==> flow/design.v <==
module calculator(
	input newkey,
	input [4:0] keycode,
	input clk,
	input rst,
	output reg [19:0] x,
	output reg led							 
	);
	localparam PLUS = 1'd0;					 
	localparam TIMES = 1'd1;				 
	localparam CLEAR20 = 20'd0;				 
	localparam CLEAR2 = 2'd0;				 
	localparam CLEAR1 = 1'd0;				 
	reg [19:0] y;
	reg op;
	reg [19:0] nextX;
	reg [19:0] nextY;
	reg nextOp;
	reg nextLED;
	reg [2:0] select;
	wire [19:0] sum;
	wire [19:0] product;
	wire [19:0] result;
	wire [19:0] ovp;						 
	wire ovs;								 
	always @ (posedge clk)
		begin
			if (rst)
				begin
					x <= CLEAR20;
					y <= CLEAR20;
					op <= CLEAR1;
					led <= CLEAR1;
				end
			else
				begin
					x <= nextX;
					y <= nextY;
					op <= nextOp;
					led <= nextLED;
				end
		end
  always @ (select, x, y, op, led, result, ovp, ovs, keycode)
		case(select)
			3'd0:						 
				begin
              		nextX = x;
					nextY = y;
					nextOp = op;
					nextLED = led;
				end
			3'd1:						 
				begin
              		nextX = CLEAR20;
					nextY = x;
					nextOp = PLUS;
					nextLED = CLEAR1;
				end
			3'd2:						 
				begin
              		nextX = CLEAR20;
					nextY = x;
					nextOp = TIMES;
					nextLED = CLEAR1;
				end
			3'd3:						 
				begin
              		nextX = result;
					nextY = y;
					nextOp = op;
					nextLED = op ? (ovp != 0) : ovs;
				end	
			3'd4:						 
				begin
              		nextX = CLEAR20;
					nextY = CLEAR20;
					nextOp = CLEAR1;				 
					nextLED = CLEAR1;
				end
			3'd7:						 
				begin
              		nextX = {x[15:0],keycode[3:0]};	 
					nextY = y;
					nextOp = op;
					nextLED = CLEAR1;
				end
			default:					 
				begin
              		nextX = x;
					nextY = y;
					nextOp = op;
					nextLED = led;
				end
		endcase
	always @ (newkey, keycode)
		begin
			if(!newkey)	select <= 3'd0;				 
			else if(keycode[4]) select <= 3'd7;		 
			else select <= keycode[2:0];			 
		end
	assign result = op ? product : sum;				 
	assign {ovp, product} = x * y;					 
	assign {ovs, sum} = x + y;						 
endmodule	
Step by step through the tools: calculator
What the tools print for calculator, step after step.
Line numbers count from 1 in the design file above.
Operators: Yosys type, input widths -> output width; for muxes data width and select width s.
Library cell names are shortened.
{"block": "inputs", "top": "calculator", "clock_port": "clk", "cell_library": "sky130hd", "lib_corner": "tt_025C_1v80"}

Word level
Yosys after proc, flatten, opt, wreduce and memory -nomap, before mapping. Memory bits, and registers merged into a memory's read port (data or address), are not among the register bits. Print and check cells are not counted. Equal cells are merged and count once.
{"block": "bits", "regBits": 42, "inputBits": 8, "output_inout_bits": 21}
{"block": "classes", "n_addsub": 1, "n_mul": 1, "eq_ne": 5, "n_mux": 8, "reduce_and_logical": 9}
{"block": "ops", "operator": "$mul 20x20->40", "count": 1}
{"block": "ops", "operator": "$pmux 20 s3", "count": 1}
{"block": "ops", "operator": "$pmux 20 s2", "count": 1}
{"block": "ops", "operator": "$add 20x20->21", "count": 1}
{"block": "ops", "operator": "$reduce_bool 20->1", "count": 1}
{"block": "ops", "operator": "$mux 20", "count": 1}
{"block": "ops", "operator": "$reduce_bool 2->1", "count": 3}
{"block": "ops", "operator": "$eq 3x2->1 const B", "count": 2}
{"block": "ops", "operator": "$eq 3x3->1 const B", "count": 2}
{"block": "ops", "operator": "$mux 3", "count": 2}
{"block": "ops", "operator": "$reduce_or 2->1", "count": 2}
{"block": "ops", "operator": "$reduce_or 4->1", "count": 1}
{"block": "ops", "operator": "$pmux 1 s2", "count": 2}
{"block": "ops", "operator": "$eq 3x1->1 const B", "count": 1}
{"block": "ops", "operator": "$reduce_bool 3->1", "count": 1}
{"block": "ops", "operator": "$reduce_or 3->1", "count": 1}
{"block": "ops", "operator": "$mux 1", "count": 1}

Depth
Longest topological path by Yosys (ltp), each cell counted once; first at word level (registers and memories cut), then after technology mapping (sequential cells cut; the memories' decode and read muxes count).
{"block": "depth", "depth_word": 5, "abc_area": 1, "mapped_depth": 35, "ltp_nobuf": 35}

Synthesis result
The flow's flattened synthesis, as Yosys stat reports it; memories are mapped. The netlist is that of the ABC_AREA named above (0 if unset); the other value can give another one.
{"block": "types", "type": "fa_1", "count": 321}
{"block": "types", "type": "nand2_1", "count": 753}
{"block": "types", "type": "inv_1", "count": 681}
{"block": "types", "type": "ha_1", "count": 170}
{"block": "types", "type": "dfxtp_1", "count": 42}
{"block": "types", "type": "nor2_1", "count": 121}
{"block": "types", "type": "a21oi_1", "count": 87}
{"block": "types", "type": "clkbuf_1", "count": 89}
{"block": "types", "type": "o21ai_0", "count": 49}
{"block": "types", "type": "nand3_1", "count": 37}
{"block": "types", "type": "xor2_1", "count": 17}
{"block": "types", "type": "nor3_1", "count": 21}
{"block": "types", "type": "nand4_1", "count": 14}
{"block": "types", "type": "a211oi_1", "count": 6}
{"block": "types", "type": "xnor2_1", "count": 5}
{"block": "types", "type": "nand3b_1", "count": 5}
{"block": "types", "type": "a221oi_2", "count": 2}
{"block": "types", "type": "o211ai_1", "count": 4}
Other cell types: 31; their cells: 48.
{"block": "synth_totals", "stdcells": 2472, "yosys_area_um2": 17341.6, "sequential_area_um2": 840.8, "ff_cells": 42, "n_buf": 97}

Path before layout
OpenSTA on the mapped netlist: ideal clock, no wires. The path of least setup slack (recovery checks aside). Input and output delay are each 20% of the period. Register names are those of the netlist, which keeps one name where synthesis merged equal registers.
{"block": "synth_path", "path_kind": "flip-flop to flip-flop", "start": "reg x[15]", "end": "reg led", "tclk_ns": 10.0, "arrival_time_ns": 5.859, "slack_ns": 4.007, "path_delay_ns": 5.994, "driving_pins": 30, "period_less_setup_slack_ns": 5.993}
"path_delay_ns" is the arrival time less input delay plus setup time.
"driving_pins" counts driving pins, that of a launching flip-flop among them; a cell with two outputs on the path counts twice.
"period_less_setup_slack_ns" is the clock period less the worst setup slack; recovery checks do not enter. This is arithmetic on one report: input and output delays are still those of the set period (20% each).
Between the ends stands the longest chain of elaborated cells between them, by number of cells; it is not shown to be the way that was timed. Of several equally long chains one is given.
A line is the first line of the expression or statement that the cell stems from. Yosys adds cells for indexed reads and writes and turns some case tables into memories.
{"block": "synth_via", "path_cell_list": "dfxtp_1 > clkbuf_1 > nand2_1 > fa_1 > inv_1 > fa_1 > inv_1 > fa_1 > inv_1 > fa_1 > fa_1 > fa_1 > inv_1 > fa_1 > inv_1 > ha_1 > nand2_1 > inv_1 > nand2_1 > nand2_1 > a21oi_1 > nor2_1 > nor2_1 > nand3b_1 > nand2_1 > nand3_1 > nor2_1 > nand4_1 > nand2_1 > a21oi_1", "elab_chain_cells": 4}
{"block": "synth_lines", "element": "start, declared", "line": 6, "text": "output reg [19:0] x,"}
{"block": "synth_lines", "element": "start, assigned", "line": 30, "text": "x <= CLEAR20;"}
{"block": "synth_lines", "element": "start, assigned", "line": 37, "text": "x <= nextX;"}
{"block": "synth_lines", "element": "$mul 20x20->40", "line": 102}
{"block": "synth_lines", "element": "$reduce_bool 20->1", "line": 71, "text": "nextLED = op ? (ovp != 0) : ovs;"}
{"block": "synth_lines", "element": "$mux 1", "line": 71}
{"block": "synth_lines", "element": "$pmux 1 s2", "line": 44, "text": "case(select)"}
{"block": "synth_lines", "element": "end, assigned", "line": 33, "text": "led <= CLEAR1;"}
{"block": "synth_lines", "element": "end, assigned", "line": 40, "text": "led <= nextLED;"}
{"block": "synth_lines", "element": "end, declared", "line": 7, "text": "output reg led"}

Worst path after layout
Path of least setup slack in the final report of flow run 1 (OpenROAD, finished layout, wires in). Where an end is a register, its clock arrival counts in the times.
{"block": "layout_path", "path_kind": "flip-flop to flip-flop", "start": "reg x[2]", "end": "reg led", "tclk_ns": 6.83, "arrival_time_ns": 6.71, "slack_ns": 0.29, "driving_pins": 28}
Between the ends stands the longest chain of elaborated cells between them, by number of cells; it is not shown to be the way that was timed. Of several equally long chains one is given.
{"block": "layout_via", "path_cell_list": "dfxtp_1 > clkbuf_8 > nand2_1 > fa_1 > fa_1 > fa_1 > fa_1 > fa_1 > fa_2 > fa_1 > inv_2 > ha_2 > nand2_2 > inv_1 > nand2_1 > nand2_1 > nand2_1 > nand2_1 > inv_1 > nand3_1 > nand2_1 > nand2_1 > nor2_1 > nand4_1 > nor2_1 > nand4_1 > nand2_2 > a21oi_2", "elab_chain_cells": 4}
{"block": "layout_lines", "element": "start, declared", "line": 6, "text": "output reg [19:0] x,"}
{"block": "layout_lines", "element": "start, assigned", "line": 30, "text": "x <= CLEAR20;"}
{"block": "layout_lines", "element": "start, assigned", "line": 37, "text": "x <= nextX;"}
{"block": "layout_lines", "element": "$mul 20x20->40", "line": 102}
{"block": "layout_lines", "element": "$reduce_bool 20->1", "line": 71, "text": "nextLED = op ? (ovp != 0) : ovs;"}
{"block": "layout_lines", "element": "$mux 1", "line": 71}
{"block": "layout_lines", "element": "$pmux 1 s2", "line": 44, "text": "case(select)"}
{"block": "layout_lines", "element": "end, assigned", "line": 33, "text": "led <= CLEAR1;"}
{"block": "layout_lines", "element": "end, assigned", "line": 40, "text": "led <= nextLED;"}
{"block": "layout_lines", "element": "end, declared", "line": 7, "text": "output reg led"}

calculator through Yosys and OpenROAD on sky130hd: 5 stored runs, unordered, with their settings and measured results. The constraints put input and output delay at 20% of the set period each and load the outputs with 0.01 pF.
"worst_path_time_ns": the worst setup path's part of the clock period (all of it between registers, 20% less for each end at a port) less its slack. A launch clock that arrives late makes it longer, a capture clock that arrives late makes it shorter.
By "total_power_mw" is meant OpenSTA's value without simulated activity: inputs other than the clock are taken to toggle once in ten clock periods, and the tool carries that through the logic.

{"run": "flow run 1", "settings": { "ABC_AREA": 1, "CAP_MARGIN": 40, "CELL_PAD_IN_SITES_GLOBAL_PLACEMENT": 1, "CORE_UTILIZATION": 42, "CTS_CLUSTER_DIAMETER": 274, "GPL_ROUTABILITY_DRIVEN": 0, "GPL_TIMING_DRIVEN": 0, "MAX_ROUTING_LAYER": "met5", "PLACE_DENSITY": 0.47, "SETUP_SLACK_MARGIN": 0.87, "period_ns": 6.83, "CORE_MARGIN": 2, "SLEW_MARGIN": 20 }, "results": { "worst_path_time_ns": 6.54, "worstPathKind": "flip-flop to flip-flop", "timing.setup.ws_ns": 0.286, "post_synth_area_um2": 17341.6, "die_footprint_um2": 42931.8, "total_power_mw": 1.796, "worst_hold_slack_ns": 0.515, "setup_tns_ns": 0.000, "post_route_stdcell_area_um2": 19941.6 }}
{"run": "flow run 2", "settings": { "CAP_MARGIN": 25, "CELL_PAD_IN_SITES_DETAIL_PLACEMENT": 2, "CORE_UTILIZATION": 48, "GPL_ROUTABILITY_DRIVEN": 0, "GPL_TIMING_DRIVEN": 1, "MIN_ROUTING_LAYER": "met2", "PLACE_DENSITY": 0.44, "SETUP_SLACK_MARGIN": -0.2, "period_ns": 5.06, "CORE_MARGIN": 2, "SLEW_MARGIN": 20 }, "outcome": "no results, placement failed with DPL-0033"}
{"run": "flow run 3", "settings": { "ABC_AREA": 0, "CELL_PAD_IN_SITES_DETAIL_PLACEMENT": 2, "CELL_PAD_IN_SITES_GLOBAL_PLACEMENT": 1, "CORE_ASPECT_RATIO": 0.8, "CORE_MARGIN": 10, "CORE_UTILIZATION": 45, "HOLD_SLACK_MARGIN": 0.29, "MAX_ROUTING_LAYER": "met5", "MIN_ROUTING_LAYER": "met1", "PLACE_DENSITY": 0.94, "SETUP_SLACK_MARGIN": 0.54, "SLEW_MARGIN": 25, "period_ns": 5.32, "CAP_MARGIN": 20 }, "outcome": "no results, placement failed with DPL-0033"}
{"run": "flow run 4", "settings": { "ABC_AREA": 1, "CELL_PAD_IN_SITES_DETAIL_PLACEMENT": 0, "CORE_UTILIZATION": 49, "MAX_ROUTING_LAYER": "met5", "PLACE_DENSITY_LB_ADDON": 0.23, "SETUP_SLACK_MARGIN": 1.59, "SLEW_MARGIN": 25, "period_ns": 5.79, "CAP_MARGIN": 20, "CORE_MARGIN": 2 }, "results": { "worst_path_time_ns": 6.27, "worstPathKind": "flip-flop to flip-flop", "timing.setup.ws_ns": -0.477, "post_synth_area_um2": 17341.6, "die_footprint_um2": 36912.0, "total_power_mw": 2.234, "worst_hold_slack_ns": 0.509, "setup_tns_ns": -1.665, "post_route_stdcell_area_um2": 21449.3 }}
{"run": "flow run 5", "settings": { "CAP_MARGIN": 35, "CELL_PAD_IN_SITES_GLOBAL_PLACEMENT": 1, "CORE_MARGIN": 4, "CORE_UTILIZATION": 21, "GPL_ROUTABILITY_DRIVEN": 0, "PLACE_DENSITY_LB_ADDON": 0.26, "TNS_END_PERCENT": 35, "period_ns": 10.3, "SLEW_MARGIN": 20 }, "results": { "worst_path_time_ns": 7.81, "worstPathKind": "flip-flop to flip-flop", "timing.setup.ws_ns": 2.493, "post_synth_area_um2": 16344.4, "die_footprint_um2": 82357.5, "total_power_mw": 0.9130, "worst_hold_slack_ns": 0.539, "setup_tns_ns": 0.000, "post_route_stdcell_area_um2": 18097.4 }}
